==> flow/design.v <==
module storage(input pclk,input we,input pwrite,input [31:0]paddr,input [31:0]pwdata,input [3:0]pstrb,output reg [31:0]prdata);
  reg [31:0]memory[0:31];
  always @(posedge pclk) begin
    if(we) begin
      		if(pstrb==4'b0) begin
            	memory[paddr[4:0]]<=pwdata;
            end
            else begin
              if (pstrb[0]) memory[paddr[4:0]][7:0]   <= pwdata[7:0];
            	if (pstrb[1]) memory[paddr[4:0]][15:8]  <= pwdata[15:8];
           		if (pstrb[2]) memory[paddr[4:0]][23:16] <= pwdata[23:16];
            	if (pstrb[3]) memory[paddr[4:0]][31:24] <= pwdata[31:24];
            end
    end
  end
  always @(*) begin
    if(pwrite) prdata=32'b0;
    else prdata=memory[paddr[4:0]];
  end
endmodule
module apb_slave( 
    input pclk,
    input psel,
    input penable,
    input preset, 
    input [31:0]paddr,
    input pwrite,
    input [2:0]pprot,
    input [31:0]pwdata,
    input [3:0]pstrb,
    output reg [31:0]prdata,
    output reg pslverr,
    output reg pready
  );
   reg ready;
   wire [31:0]rdata;
   storage m1(pclk,psel & penable & pwrite,pwrite,paddr,pwdata,pstrb,rdata);
   always @(*) begin
     ready=1'b0;
     if(psel & penable & pwrite) begin
            ready=~pready;
          end
     else if(psel & penable & ~pwrite) begin
            ready=~pready;
          end
     else if( ~penable) begin
            ready=1'b0;
          end
     pslverr=1'b0;
   end
   always @(posedge pclk)begin
     pready<=ready;
     prdata<=rdata;
   end   
 endmodule
module apb_master(
  input pclk, 
  input preset,
  input [31:0]paddr,
  input pwrite,
  input [2:0]pprot,
  input [31:0]pwdata,
  input [3:0]pstrb,
  output  reg[31:0]prdata,
  output pslverr,
  output reg penable,
  output reg [3:0]psel,
  output reg pready
);
  wire [31:0] prdata0,prdata1,prdata2,prdata3;
  wire pslverr0,pslverr1,pslverr2,pslverr3;
  wire pready0,pready1,pready2,pready3;
  apb_slave slave0 (pclk,psel[0],penable,preset,paddr,pwrite,pprot,pwdata,pstrb,prdata0,pslverr0,pready0);
  apb_slave slave1 (pclk,psel[1],penable,preset,paddr,pwrite,pprot,pwdata,pstrb,prdata1,pslverr1,pready1);
  apb_slave slave2 (pclk,psel[2],penable,preset,paddr,pwrite,pprot,pwdata,pstrb,prdata2,pslverr2,pready2);
  apb_slave slave3 (pclk,psel[3],penable,preset,paddr,pwrite,pprot,pwdata,pstrb,prdata3,pslverr3,pready3); 
  assign pslverr=pslverr0|pslverr1|pslverr2|pslverr3;
  reg [1:0]state,nextstate;
  parameter idle=2'b0,setup=2'd1,access=2'd2;
  always@(posedge pclk)begin
      if(~preset) state<=idle;
      else state<=nextstate;
  end
  always @(*) begin
    nextstate=idle;
    penable=1'b0;
    case (state)
      idle : begin
        penable=1'b0;
        if(|paddr) nextstate=setup;
        else nextstate=idle;
      end
      setup : begin
        penable=1'b0;
        if(|paddr) nextstate=access;
        else nextstate=idle;
      end
      access:  begin
        penable=1'b1;
        if ( (paddr!=4'b0) && (pready==1'b1)) nextstate=setup;
        else if( (paddr==4'b0) && (pready==1'b1)) nextstate=idle;
        else nextstate=access;
      end
       default nextstate=idle;
    endcase
    case (paddr[31:30])
        2'b00 : begin
                psel=4'b0001;
                prdata=prdata0;
                end
        2'b01 : begin
                psel=4'b0010;
                prdata=prdata1;
                end
        2'b10 : begin
                psel=4'b0100;
                prdata=prdata2;
                end
        2'b11 : begin
                psel=4'b1000;
                prdata=prdata3;
                end
    endcase
    pready=pready0|pready1|pready2|pready3;
  end
endmodule
## Tool chain data of apb_master

Each step is given for the RTL above and for the edited RTL.
Lines under "unedited" count in the file above, lines under "edited" in the edited file.
"change": "edited" minus "unedited" as printed here. "relative change": 100 x difference / "unedited".
Operators: Yosys type, input widths -> output width; for muxes data width and select width s.
Library cell names are shortened.
A cell with - has no value.

| inputs | value |
|---|---|
| top | apb_master |
| clock input | pclk |
| standard-cell library | sky130hd |
| library corner | tt_025C_1v80 |

## The edit

The edit as a unified diff against the file above.
The edited RTL no longer does the same as the RTL above: the edit was made by script, with no optimisation intended.

```diff
@@ -8,5 +8,5 @@
             else begin
               if (pstrb[0]) memory[paddr[4:0]][7:0]   <= pwdata[7:0];
-            	if (pstrb[1]) memory[paddr[4:0]][15:8]  <= pwdata[15:8];
+            	memory[paddr[4:0]][15:8]  <= pwdata[15:8];
            		if (pstrb[2]) memory[paddr[4:0]][23:16] <= pwdata[23:16];
             	if (pstrb[3]) memory[paddr[4:0]][31:24] <= pwdata[31:24];
```

## Elaborated design

Counts by Yosys on the flattened word-level netlist (proc, flatten, opt, wreduce; memories kept). Register bits leave out memories and registers merged into their read ports (data or address). Print and check cells are left out.
Yosys's memory passes give these memory sizes; they may raise the number of words (mostly to a power of two), join words into wider ones and drop unused or constant bits.

Storage and ports:

| element | unedited | edited | change | relative change (%) |
|---|---|---|---|---|
| register bits after elaboration | 6 | 6 | 0 | 0.00 |
| output and inout port bits | 39 | 39 | 0 | 0.00 |
| word width x clocked read ports | 128 | 128 | 0 | 0.00 |
| memory bits (writable) | 4096 | 4096 | 0 | 0.00 |
| input port bits | 74 | 74 | 0 | 0.00 |
| memories | 4 | 4 | 0 | 0.00 |
| elaborated cells | 148 | 146 | -2 | -1.35 |

Memories:

| element | unedited | edited |
|---|---|---|
| words x width with read and write ports | slave0.m1.memory 32x32 r1 w1; slave1.m1.memory 32x32 r1 w1; slave2.m1.memory 32x32 r1 w1; slave3.m1.memory 32x32 r1 w1 | slave0.m1.memory 32x32 r1 w1; slave1.m1.memory 32x32 r1 w1; slave2.m1.memory 32x32 r1 w1; slave3.m1.memory 32x32 r1 w1 |

Operators by class:

| element | unedited | edited | change | relative change (%) |
|---|---|---|---|---|
| reduce/logical cells | 8 | 8 | 0 | 0.00 |
| bitwise operators | 36 | 36 | 0 | 0.00 |
| multiplexer cells | 90 | 88 | -2 | -2.22 |
| equality and inequality tests | 5 | 5 | 0 | 0.00 |

Operators with widths:

| kind | unedited | edited | change | relative change (%) |
|---|---|---|---|---|
| $mux 1 | 39 | 38 | -1 | -2.56 |
| $mux 32 | 29 | 28 | -1 | -3.45 |
| $or 1x1->1 | 19 | 19 | 0 | 0.00 |
| $mux 8 | 16 | 16 | 0 | 0.00 |
| $and 1x1->1 | 12 | 12 | 0 | 0.00 |
| $not 1->1 | 5 | 5 | 0 | 0.00 |
| $eq 2x2->1 const B | 3 | 3 | 0 | 0.00 |
| $mux 2 | 3 | 3 | 0 | 0.00 |
| $eq 2x1->1 const B | 2 | 2 | 0 | 0.00 |
| $logic_and 1x1->1 | 2 | 2 | 0 | 0.00 |
| $logic_not 2->1 | 2 | 2 | 0 | 0.00 |
| $logic_not 32->1 | 1 | 1 | 0 | 0.00 |
| $logic_not 4->1 | 1 | 1 | 0 | 0.00 |
| $pmux 2 s3 | 1 | 1 | 0 | 0.00 |
| $pmux 32 s4 | 1 | 1 | 0 | 0.00 |
| $pmux 4 s4 | 1 | 1 | 0 | 0.00 |
| $reduce_bool 32->1 | 1 | 1 | 0 | 0.00 |
| $reduce_or 32->1 | 1 | 1 | 0 | 0.00 |

## Depth

Depth = most cells in a row (Yosys ltp): at word level without a register or memory, in the mapped netlist without a sequential cell, where the memories' decode and read muxes count.

Depth:

| element | unedited | edited | change | relative change (%) |
|---|---|---|---|---|
| word-level depth | 7 | 7 | 0 | 0.00 |
| ABC_AREA | 0 | 0 | - | - |
| gate-level depth with buffers | 8 | 9 | +1 | +12.50 |
| gate-level depth less buffers | 4 | 4 | 0 | 0.00 |

## After synthesis

Yosys stat after the flow's synthesis: flattened, memories mapped to cells. It holds for the ABC_AREA given above (unset counts as 0); a run with the other value may have another netlist.

Cell types:

| cell | unedited | edited | change | relative change (%) |
|---|---|---|---|---|
| inv_1 | 2 | 130 | +128 | +6400.00 |
| nand2_1 | 39 | 133 | +94 | +241.03 |
| nor2_1 | 516 | 425 | -91 | -17.64 |
| buf_2 | 245 | 331 | +86 | +35.10 |
| clkbuf_1 | 252 | 173 | -79 | -31.35 |
| buf_1 | 66 | 27 | -39 | -59.09 |
| nand3_1 | 14 | 3 | -11 | -78.57 |
| nor2b_1 | 9 | 2 | -7 | -77.78 |
| buf_4 | 7 | 13 | +6 | +85.71 |
| o21bai_1 | 4 | 0 | -4 | -100.00 |
| buf_6 | 1 | 5 | +4 | +400.00 |
| nor3_1 | 3 | 6 | +3 | +100.00 |
| nand3b_1 | 0 | 3 | +3 | - |
| or4b_1 | 4 | 2 | -2 | -50.00 |
| and3b_1 | 2 | 4 | +2 | +100.00 |
| nor3b_1 | 2 | 4 | +2 | +100.00 |
| or2_2 | 2 | 0 | -2 | -100.00 |
| nand2b_1 | 0 | 2 | +2 | - |

The list need not be complete.

Mapped netlist:

| element | unedited | edited | change | relative change (%) |
|---|---|---|---|---|
| cell count | 8918 | 9022 | +104 | +1.17 |
| area of sequential cells (um^2) | 125700.6 | 125700.6 | 0.0 | 0.00 |
| synthesis area (um^2) | 160640.3 | 161205.9 | +565.6 | +0.35 |
| flip-flops | 4231 | 4231 | 0 | 0.00 |
| buffers | 571 | 549 | -22 | -3.85 |

The figures by module come from a second, unflattened synthesis with its own total; it is not the netlist above.

Unflattened totals:

| element | unedited | edited | change | relative change (%) |
|---|---|---|---|---|
| cells (unflattened synthesis) | 9127 | 9171 | +44 | +0.48 |
| area total of the unflattened synthesis (um^2) | 162244.4 | 162734.8 | +490.4 | +0.30 |

Each row is one instance without its submodules.

Modules, unedited:

| module | cells | area (um^2) | instances | sequential area (um^2) |
|---|---|---|---|---|
| storage | 2228 | 39629.3 | 4 | 30749.5 |
| apb_slave | 37 | 686.9 | 4 | 660.6 |
| apb_master | 67 | 979.7 | 1 | 60.1 |

Modules, edited:

| module | cells | area (um^2) | instances | sequential area (um^2) |
|---|---|---|---|---|
| storage | 2239 | 39751.9 | 4 | 30749.5 |
| apb_slave | 37 | 686.9 | 4 | 660.6 |
| apb_master | 67 | 979.7 | 1 | 60.1 |

## Timing after synthesis

Source: OpenSTA report_checks on the synthesized netlist (no wires, ideal clock, input and output delay 20% of the period each), path of least setup slack; recovery checks are left aside. Register names are those of the netlist, which keeps one name where synthesis merged equal registers.

Path post-synthesis:

| element | unedited | edited | change | relative change (%) |
|---|---|---|---|---|
| kind | input port to output port | input port to output port | - | - |
| from | input port paddr[30] | input port paddr[30] | - | - |
| to | output port prdata[10] | output port prdata[10] | - | - |
| path delay (ps) | 1275 | 1100 | -175 | -13.73 |
| data arrival time (ps) | 2875 | 2700 | -175 | -6.09 |
| external output delay (ps) | 1600 | 1600 | 0 | 0.00 |
| buffers on the path | 2 | 2 | 0 | 0.00 |
| clock period (ps) | 8000 | 8000 | 0 | 0.00 |
| data required time (ps) | 6400 | 6400 | 0 | 0.00 |
| path slack (ps) | 3525 | 3700 | +175 | - |
| external input delay (ps) | 1600 | 1600 | 0 | 0.00 |
| launch time at the first pin (ps) | 1600 | 1600 | 0 | 0.00 |
| stages | 3 | 3 | 0 | 0.00 |
| period reached after synthesis (ps) | 4475 | 4300 | -175 | -3.91 |

"path delay" is the arrival time less input delay plus setup time.
At an output port there is no setup time.
"stages" counts driving pins, that of a launching flip-flop among them; a cell with two outputs on the path counts twice.
"period reached after synthesis" is the clock period less the worst setup slack; recovery checks do not enter. This is arithmetic on one report: input and output delays are still those of the set period (20% each).
Between the ends stands the longest chain of elaborated cells between them, by number of cells; it is not shown to be the way that was timed. Of several equally long chains one is given.
Each line given opens the expression or statement behind the cell; cells for indexed reads and writes are added by Yosys, which also makes memories of some case tables.

| on the way, post-synthesis, unedited | value |
|---|---|
| cells stage by stage | clkbuf_1 buf_2 mux4_2 |
| length of the longest elaborated chain | 2 |
| elaborated cells on any way between the ends | 5 |
| RTL lines with such cells | 1 |
| classes of those cells | eq/ne: 3; mux: 1; reduce/logical: 1 |

Ends and longest elaborated chain, post-synthesis, unedited:

| element | line | source |
|---|---|---|
| from (decl) | 59 | `input [31:0]paddr,` |
| $eq 2x2->1 | 106 | `case (paddr[31:30])` |
| $pmux 32 s4 | 106 |  |
| to (decl) | 64 | `output  reg[31:0]prdata,` |

| on the way, post-synthesis, edited | value |
|---|---|
| cells stage by stage | buf_2 buf_2 mux4_2 |
| length of the longest elaborated chain | 2 |
| elaborated cells on any way between the ends | 5 |
| RTL lines with such cells | 1 |
| classes of those cells | eq/ne: 3; mux: 1; reduce/logical: 1 |

Ends and longest elaborated chain, post-synthesis, edited:

| element | line | source |
|---|---|---|
| from (decl) | 59 | `input [31:0]paddr,` |
| $eq 2x2->1 | 106 | `case (paddr[31:30])` |
| $pmux 32 s4 | 106 |  |
| to (decl) | 64 | `output  reg[31:0]prdata,` |

## Path in the finished layout

From the final timing report of each run of pair 1: the path of least setup slack in the routed layout; clock arrival at registers is part of the times.
The path's times are printed in steps of 10 ps; the period is the one set.

Path after layout:

| element | unedited | edited | change | relative change (%) |
|---|---|---|---|---|
| kind | input port to output port | input port to output port | - | - |
| from | input port paddr[30] | input port paddr[30] | - | - |
| to | output port prdata[18] | output port prdata[12] | - | - |
| external output delay (ps) | 1600 | 1600 | 0 | 0.00 |
| data required time (ps) | 6400 | 6400 | 0 | 0.00 |
| clock period (ps) | 8000 | 8000 | 0 | 0.00 |
| buffers on the path | 3 | 3 | 0 | 0.00 |
| stages | 4 | 4 | 0 | 0.00 |
| external input delay (ps) | 1600 | 1600 | 0 | 0.00 |
| launch time at the first pin (ps) | 1600 | 1600 | 0 | 0.00 |
| path slack (ps) | 2460 | 2550 | +90 | - |
| data arrival time (ps) | 3940 | 3850 | -90 | -2.28 |

Between the ends stands the longest chain of elaborated cells between them, by number of cells; it is not shown to be the way that was timed. Of several equally long chains one is given.

| on the way, after layout, unedited | value |
|---|---|
| cells stage by stage | buf_4 buf_4 mux4_2 clkdlybuf4s50_1 |
| length of the longest elaborated chain | 2 |
| elaborated cells on any way between the ends | 5 |
| RTL lines with such cells | 1 |
| classes of those cells | eq/ne: 3; mux: 1; reduce/logical: 1 |

Ends and longest elaborated chain, after layout, unedited:

| element | line | source |
|---|---|---|
| from (decl) | 59 | `input [31:0]paddr,` |
| $eq 2x2->1 | 106 | `case (paddr[31:30])` |
| $pmux 32 s4 | 106 |  |
| to (decl) | 64 | `output  reg[31:0]prdata,` |

| on the way, after layout, edited | value |
|---|---|
| cells stage by stage | buf_4 buf_4 mux4_2 clkdlybuf4s50_1 |
| length of the longest elaborated chain | 2 |
| elaborated cells on any way between the ends | 5 |
| RTL lines with such cells | 1 |
| classes of those cells | eq/ne: 3; mux: 1; reduce/logical: 1 |

Ends and longest elaborated chain, after layout, edited:

| element | line | source |
|---|---|---|
| from (decl) | 59 | `input [31:0]paddr,` |
| $eq 2x2->1 | 106 | `case (paddr[31:30])` |
| $pmux 32 s4 | 106 |  |
| to (decl) | 64 | `output  reg[31:0]prdata,` |

## Flow runs

Both versions went through the flow (Yosys, OpenROAD) with the same settings in each pair. Constraints: input delay and output delay 20% of the set period each, output load 0.01 pF.

| flow settings, pair 1 | value |
|---|---|
| CORE_UTILIZATION | 45 |
| PLACE_DENSITY | 0.6 |
| period_ns | 8.0 |
| CAP_MARGIN | 20 |
| CORE_MARGIN | 2 |
| SLEW_MARGIN | 20 |

Final reports, pair 1:

| element | unedited | edited | change | relative change (%) |
|---|---|---|---|---|
| achieved period (ps) | 5540 | 5449 | -91 | -1.64 |
| post-synthesis cell area (um^2) | 160640.3 | 161205.9 | +565.6 | +0.35 |
| total negative setup slack (ps) | 0 | 0 | 0 | - |
| standard-cell area after layout (um^2) | 180322.0 | 180382.0 | +60.0 | +0.03 |
| overall power (W) | 0.045622 | 0.045353 | -0.000269 | -0.59 |
| lowest setup slack (ps) | 2460 | 2551 | +91 | - |
| die area (um^2) | 361772.0 | 363036.0 | +1264.0 | +0.35 |

| flow settings, pair 2 | value |
|---|---|
| CAP_MARGIN | 25 |
| CORE_ASPECT_RATIO | 0.65 |
| CORE_UTILIZATION | 43 |
| PLACE_DENSITY_LB_ADDON | 0.24 |
| SLEW_MARGIN | 0 |
| period_ns | 3.31 |
| CORE_MARGIN | 2 |

Final reports, pair 2:

| element | unedited | edited | change | relative change (%) |
|---|---|---|---|---|
| achieved period (ps) | 3307 | 3243 | -64 | -1.94 |
| post-synthesis cell area (um^2) | 160640.3 | 161205.9 | +565.6 | +0.35 |
| total negative setup slack (ps) | 0 | 0 | 0 | - |
| standard-cell area after layout (um^2) | 189153.0 | 188772.0 | -381.0 | -0.20 |
| overall power (W) | 0.109033 | 0.1088 | -0.000233 | -0.21 |
| lowest setup slack (ps) | 3 | 67 | +64 | - |
| die area (um^2) | 378600.0 | 379927.0 | +1327.0 | +0.35 |

"achieved period" means the clock period less the worst setup slack. The figure is calculated, with input and output delays left at 20% of the set period.
By "overall power" is meant OpenSTA's value without simulated activity: inputs other than the clock are taken to toggle once in ten clock periods, and the tool carries that through the logic.
